==> flow/design.v <==
module avg(input clk, input [7:0]p1, input [7:0]p2, output reg [7:0]pout);
wire [7:0] outp;
assign outp = {1'b0 , p1[7:1]} + {1'b0 , p2[7:1]};
always@(posedge clk)
begin
	pout <= outp;
end 
endmodule
module subtract(input clk, input [7:0]p1, input [7:0]p2, output reg [7:0]pout);
wire [8:0] diff = {1'b0, p1} - {1'b0, p2};
wire [7:0] mag = diff[8] ? (8'd0 - diff[7:0]) : diff[7:0];
always@(posedge clk)
begin
	pout <= mag/2;
end 
endmodule
module wavelet_1d (clk ,pixel ,pix_out);
input clk ;
input [63:0] pixel ;
output reg [63:0] pix_out;
wire [63:0]pix_out_inter;
wire [63:0] out_illusion ;
genvar i;
	generate 
		for(i=0;i<4;i=i+1) 
		begin : name
			avg u0 (clk,pixel[16*i+7:16*i], pixel[16*i+15:16*i+8],out_illusion[8*i+7:8*i]);
			subtract u1 (clk,pixel[16*i+7:16*i], pixel[16*i+15:16*i+8],out_illusion[8*i+39:8*i+32]);
		end
	endgenerate 
	assign pix_out_inter = {out_illusion[31:0],out_illusion[63:32]};
always@(posedge clk)
	begin
		pix_out <= pix_out_inter;
	end
endmodule
module wavelet_2d (clk ,pixel_out1, pixel_out2 ,pixelcol_out1,pixelcol_out2,dwt_valid);
input clk ;
input [63:0] pixel_out1, pixel_out2 ;
output reg [63:0] pixelcol_out1,pixelcol_out2;
output reg dwt_valid;
wire [63:0]pixelcol1_inter,pixelcol2_inter;
wire [63:0] out_illusion20 ;
wire [63:0] out_illusion21;
genvar j;
	generate 
		for(j=0;j<8;j=j+1) 
		begin : name
			avg u0 (clk,pixel_out1[8*j+7:8*j], pixel_out2[8*j+7:8*j],out_illusion20[8*j+7:8*j]);
			subtract u1 (clk,pixel_out2[8*j+7:8*j], pixel_out1[8*j+7:8*j], out_illusion21[8*j+7:8*j]);
		end
	endgenerate 
	assign pixelcol1_inter = out_illusion20;
	assign pixelcol2_inter = out_illusion21;
always@(posedge clk)
	begin
		pixelcol_out1 <= pixelcol1_inter;
		pixelcol_out2 <= pixelcol2_inter;
	   dwt_valid <= 1'b1;
	end
endmodule
module DWT(clk, inp1,inp2,inp3,inp4,inp5,inp6,inp7,inp8, outp1,outp2,outp3,outp4,outp5,outp6,outp7,outp8,dwt_valid);
input clk;
input [63:0]inp1,inp2,inp3,inp4,inp5,inp6,inp7,inp8;
output [63:0] outp1,outp2,outp3,outp4,outp5,outp6,outp7,outp8;
output dwt_valid;
wire [63:0] inp_1d [7:0];
wire [63:0] out_1d [7:0];
wire dwt_valid1, dwt_valid2, dwt_valid3, dwt_valid4;
assign inp_1d [0] = inp1;
assign inp_1d [1] = inp2;
assign inp_1d [2] = inp3;
assign inp_1d [3] = inp4;
assign inp_1d [4] = inp5;
assign inp_1d [5] = inp6;
assign inp_1d [6] = inp7;
assign inp_1d [7] = inp8;
genvar j;
	generate 
		for(j=0;j<8;j=j+1) 
		begin : name
			wavelet_1d u0(clk,inp_1d[j],out_1d[j]);
		end
	endgenerate 
wavelet_2d x1 (clk, out_1d[0],out_1d[1],outp1,outp5,dwt_valid1);
wavelet_2d x2 (clk, out_1d[2],out_1d[3],outp2,outp6,dwt_valid2);
wavelet_2d x3 (clk, out_1d[4],out_1d[5],outp3,outp7,dwt_valid3);
wavelet_2d x4 (clk, out_1d[6],out_1d[7],outp4,outp8,dwt_valid4);
assign dwt_valid = dwt_valid1 && dwt_valid2 && dwt_valid3 && dwt_valid4;
endmodule
# Step by step through the tools: DWT
# Tool output for the design above, in the order of the flow.
# Line numbers count from 1 in the design file above.
# Cell names lack the library's common part.
# The mark -- stands for no value.
dict set report inputs {
  design {DWT}
  clock_port {clk}
  cell_library {sky130hd}
  lib_corner {tt_025C_1v80}
}

# After elaboration
# Counts by Yosys on the flattened word-level netlist (proc, flatten, opt, wreduce). Print and check cells are left out. Cells with the same type and inputs are merged into one.
dict set report word_totals {
  reg_bits 1920
  input_bits 513
}
dict set report classes {
  n_mux 64
  add_sub_neg 192
}
# op n
set op_table {}
lappend op_table {{subtractor 1 x 8 -> 8 bit (first input constant)} 64}
lappend op_table {{2-to-1 mux 8 bit} 64}
lappend op_table {{subtractor 8 x 8 -> 9 bit} 48}
lappend op_table {{adder 7 x 7 -> 8 bit} 48}
lappend op_table {{subtractor 7 x 7 -> 8 bit} 16}
lappend op_table {{adder 6 x 6 -> 7 bit} 16}

# Depth
# Depth = most cells in a row (Yosys ltp): at word level without a register or memory, in the mapped netlist without a sequential cell, where the memories' decode and read muxes count.
dict set report logic_depth {
  ltp_word 3
  ABC_AREA 0
  ltp_mapped 10
}

# Netlist
# Yosys stat after the flow's synthesis: flattened, memories mapped to cells. It holds for the ABC_AREA given above (unset counts as 0); a run with the other value may have another netlist.
# The area totals of this step are shown rounded.
# cell_type n area_total_um2
set by_type {}
lappend by_type {dfxtp_1 1888 3.78E+04}
lappend by_type {ha_1 992 1.24E+04}
lappend by_type {xnor2_1 729 6.38E+03}
lappend by_type {inv_1 1160 4.35E+03}
lappend by_type {nor2_1 774 2.91E+03}
lappend by_type {fa_1 128 2.56E+03}
lappend by_type {a21oi_1 503 2.52E+03}
lappend by_type {o21bai_1 329 2.47E+03}
lappend by_type {xor2_1 246 2.15E+03}
lappend by_type {o31ai_1 144 1.08E+03}
lappend by_type {o21a_1 109 818.285}
lappend by_type {mux2_2 63 709.43}
lappend by_type {a211oi_1 86 645.619}
lappend by_type {o21ai_0 112 560.538}
lappend by_type {nand3_1 106 530.509}
lappend by_type {a31oi_1 82 512.992}
lappend by_type {o21bai_2 39 439.171}
lappend by_type {nor2b_1 64 400.384}
# Other cell types: 31; their cells: 475.
dict set report synth_totals {
  seq_area_um2 37800
  mapped_area_um2 82590
  buffers 98
  stdcells 8029
  ff_cells 1888
}
# By module: a second synthesis without flattening, with its own total; a netlist apart from the flattened one above.
dict set report unflattened {
  cells_unflattened 8841
  hier_area_um2 89980
}
# Rows give one instance, submodules left out.
# module n_inst cells mod_area_um2
set modules {}
lappend modules {subtract 64 76 648.1}
lappend modules {avg 64 46 436.7}
lappend modules {wavelet_2d 4 130 2574}
lappend modules {wavelet_1d 8 64 1281}
lappend modules {DWT 1 1 8.8}

# Timing after synthesis
# Source: OpenSTA report_checks on the synthesized netlist (no wires, ideal clock, input and output delay 20% of the period each), path of least setup slack; recovery checks are left aside. Register names are those of the netlist, which keeps one name where synthesis merged equal registers.
dict set report synth_path {
  kind {input to register}
  startpoint {in inp1[0]}
  endpoint {reg name[0].u0.name[0].u1.pout[6]}
  t_first_pin_ns 0.900
  period_ns 4.5
  path_buffers 0
  stages 10
  setup_slack_ns 1.823
  setup_ns 0.121
  path_delay_ns 1.777
  t_required_ns 4.379
  arrival_ns 2.556
  synth_period_reached_ns 2.677
}
# "path_delay_ns" is the arrival time less input delay plus setup time.
# "stages": output pins that drive a net of the path, with the launching flip-flop's if there is one; two outputs of one cell count as two.
# "synth_period_reached_ns" is the clock period less the worst setup slack; recovery checks do not enter. This is arithmetic on one report: input and output delays are still those of the set period (20% each).
# The rows between start and end are the longest chain of elaborated cells between them; the timing report does not say that the signal goes this way. Where chains are equally long, one stands for them.
# A line is the first line of the expression or statement that the cell stems from. Yosys adds cells for indexed reads and writes and turns some case tables into memories.
dict set report synth_between {
  cell_sequence {inv_1 > ha_1 > inv_1 > fa_1 > a211oi_1 > o21bai_1 > a21oi_1 > xor2_1 > a31oi_1 > xnor2_1}
  elab_chain_cells 3
  cells_between 3
  cone_lines 2
  cone_classes {add/sub: 2; mux: 1}
}
# element line
set synth_rtl {}
lappend synth_rtl {{from (decl)} 64} ;# input [63:0]inp1,inp2,inp3,inp4,inp5,inp6,inp7,inp8;
lappend synth_rtl {{subtractor 8 x 8 -> 9 bit} 10} ;# wire [8:0] diff = {1'b0, p1} - {1'b0, p2};
lappend synth_rtl {{subtractor 1 x 8 -> 8 bit} 11} ;# wire [7:0] mag = diff[8] ? (8'd0 - diff[7:0]) : diff[7:0];
lappend synth_rtl {{2-to-1 mux 8 bit} 11}
lappend synth_rtl {{to (assign)} 14} ;# pout <= mag/2;
lappend synth_rtl {{to (decl)} 9} ;# module subtract(input clk, input [7:0]p1, input [7:0]p2, output reg [7:0]pout);

# Path in the finished layout
# From the final timing report of run 1: the path of least setup slack in the routed layout; clock arrival at registers is part of the times.
dict set report layout_path {
  kind {register to register}
  startpoint {reg name[4].u0.pix_out[1]}
  endpoint {reg x3.name[0].u1.pout[0]}
  path_buffers 0
  stages 9
  setup_ns 0.12
  arrival_ns 2.96
  t_first_pin_ns 0.81
  period_ns 2.32
  setup_slack_ns 0.06
  t_required_ns 3.02
}
# The rows between start and end are the longest chain of elaborated cells between them; the timing report does not say that the signal goes this way. Where chains are equally long, one stands for them.
dict set report layout_between {
  cell_sequence {dfxtp_1 > inv_1 > ha_4 > nor2b_4 > o31a_4 > o31a_1 > o21ai_4 > nand2_2 > mux2_1}
  elab_chain_cells 3
  cells_between 3
  cone_lines 2
  cone_classes {add/sub: 2; mux: 1}
}
# element line
set layout_rtl {}
lappend layout_rtl {{from (decl)} 20} ;# output reg [63:0] pix_out;
lappend layout_rtl {{from (assign)} 34} ;# pix_out <= pix_out_inter;
lappend layout_rtl {{subtractor 7 x 7 -> 8 bit} 10} ;# wire [8:0] diff = {1'b0, p1} - {1'b0, p2};
lappend layout_rtl {{subtractor 1 x 8 -> 8 bit} 11} ;# wire [7:0] mag = diff[8] ? (8'd0 - diff[7:0]) : diff[7:0];
lappend layout_rtl {{2-to-1 mux 8 bit} 11}
lappend layout_rtl {{to (assign)} 14} ;# pout <= mag/2;
lappend layout_rtl {{to (decl)} 9} ;# module subtract(input clk, input [7:0]p1, input [7:0]p2, output reg [7:0]pout);

Wiki page: DWT / flow data

Design DWT on sky130hd. What follows are 3 stored runs of the flow, each under its own settings; their order means nothing. The constraints put input and output delay at 20% of the set period each and load the outputs with 0.01 pF.
"achievedPeriod_ns": clock period set for the run, less the worst setup slack. It is reckoned from that one timing run; input and output delays stay at 20% of the period that was set.
Values from the reports are rounded here.

[flow] run 1: files
==> flow/run.sh <==
#!/bin/bash
# the make line also repeats the synthesis and layout settings of config.mk as NAME=value (left out here)
make -C /OpenROAD-flow-scripts/flow DESIGN_CONFIG=/design/flow/config.mk WORK_HOME=/design/flow/orfs CLKGATE_MAP_FILE= finish
==> flow/config.mk <==
export PLATFORM = sky130hd
export DESIGN_NAME = DWT
export DESIGN_NICKNAME = DWT
export VERILOG_FILES = /design/flow/design.v
export SDC_FILE = /design/flow/constraint.sdc
export NUM_CORES = 4
export LEC_CHECK = 0
export CAP_MARGIN = 20
export CORE_MARGIN = 2
export CORE_UTILIZATION = 40
export SLEW_MARGIN = 20
==> flow/constraint.sdc <==
create_clock -name core_clock -period 2.32 [get_ports {clk}]
set_input_delay 0.4640 -clock core_clock [delete_from_list [all_inputs] [get_ports {clk}]]
set_output_delay 0.4640 -clock core_clock [all_outputs]
set_load 0.01 [all_outputs]

[flow] run 1: metrics
[metrics] achievedPeriod_ns = 2.257
[metrics] design.die.area_um2 = 210100
[metrics] worst_setup_slack_ns = 0.063
[metrics] hold_worst_slack_ns = 0.313
[metrics] layout_utilization_pct = 53.9
[metrics] yosys_chip_area_um2 = 82590

[flow] run 2: files
==> flow/run.sh <==
#!/bin/bash
# the make line also repeats the synthesis and layout settings of config.mk as NAME=value (left out here)
make -C /OpenROAD-flow-scripts/flow DESIGN_CONFIG=/design/flow/config.mk WORK_HOME=/design/flow/orfs CLKGATE_MAP_FILE= finish
==> flow/config.mk <==
export PLATFORM = sky130hd
export DESIGN_NAME = DWT
export DESIGN_NICKNAME = DWT
export VERILOG_FILES = /design/flow/design.v
export SDC_FILE = /design/flow/constraint.sdc
export NUM_CORES = 4
export LEC_CHECK = 0
export CAP_MARGIN = 20
export CELL_PAD_IN_SITES_DETAIL_PLACEMENT = 0
export CELL_PAD_IN_SITES_GLOBAL_PLACEMENT = 1
export CORE_MARGIN = 7
export CORE_UTILIZATION = 44
export GPL_TIMING_DRIVEN = 1
export HOLD_SLACK_MARGIN = 0.25
export MAX_ROUTING_LAYER = met5
export PLACE_DENSITY_LB_ADDON = 0.02
export SLEW_MARGIN = 20
==> flow/constraint.sdc <==
create_clock -name core_clock -period 2.42 [get_ports {clk}]
set_input_delay 0.4840 -clock core_clock [delete_from_list [all_inputs] [get_ports {clk}]]
set_output_delay 0.4840 -clock core_clock [all_outputs]
set_load 0.01 [all_outputs]

[flow] run 2: metrics
[metrics] achievedPeriod_ns = 2.353
[metrics] design.die.area_um2 = 200000
[metrics] worst_setup_slack_ns = 0.067
[metrics] hold_worst_slack_ns = 0.312
[metrics] layout_utilization_pct = 58.4
[metrics] yosys_chip_area_um2 = 82590

[flow] run 3: files
==> flow/run.sh <==
#!/bin/bash
# the make line also repeats the synthesis and layout settings of config.mk as NAME=value (left out here)
make -C /OpenROAD-flow-scripts/flow DESIGN_CONFIG=/design/flow/config.mk WORK_HOME=/design/flow/orfs CLKGATE_MAP_FILE= finish
==> flow/config.mk <==
export PLATFORM = sky130hd
export DESIGN_NAME = DWT
export DESIGN_NICKNAME = DWT
export VERILOG_FILES = /design/flow/design.v
export SDC_FILE = /design/flow/constraint.sdc
export NUM_CORES = 4
export LEC_CHECK = 0
export ABC_AREA = 1
export CAP_MARGIN = 35
export CELL_PAD_IN_SITES_DETAIL_PLACEMENT = 2
export CORE_MARGIN = 6
export CORE_UTILIZATION = 37
export GPL_ROUTABILITY_DRIVEN = 1
export GPL_TIMING_DRIVEN = 0
export PLACE_DENSITY_LB_ADDON = 0.27
export SLEW_MARGIN = 20
==> flow/constraint.sdc <==
create_clock -name core_clock -period 2.83 [get_ports {clk}]
set_input_delay 0.5660 -clock core_clock [delete_from_list [all_inputs] [get_ports {clk}]]
set_output_delay 0.5660 -clock core_clock [all_outputs]
set_load 0.01 [all_outputs]

[flow] run 3: metrics
[metrics] achievedPeriod_ns = 4.364
[metrics] design.die.area_um2 = 255000
[metrics] worst_setup_slack_ns = -1.534
[metrics] hold_worst_slack_ns = 0.286
[metrics] layout_utilization_pct = 46.5
[metrics] yosys_chip_area_um2 = 89940
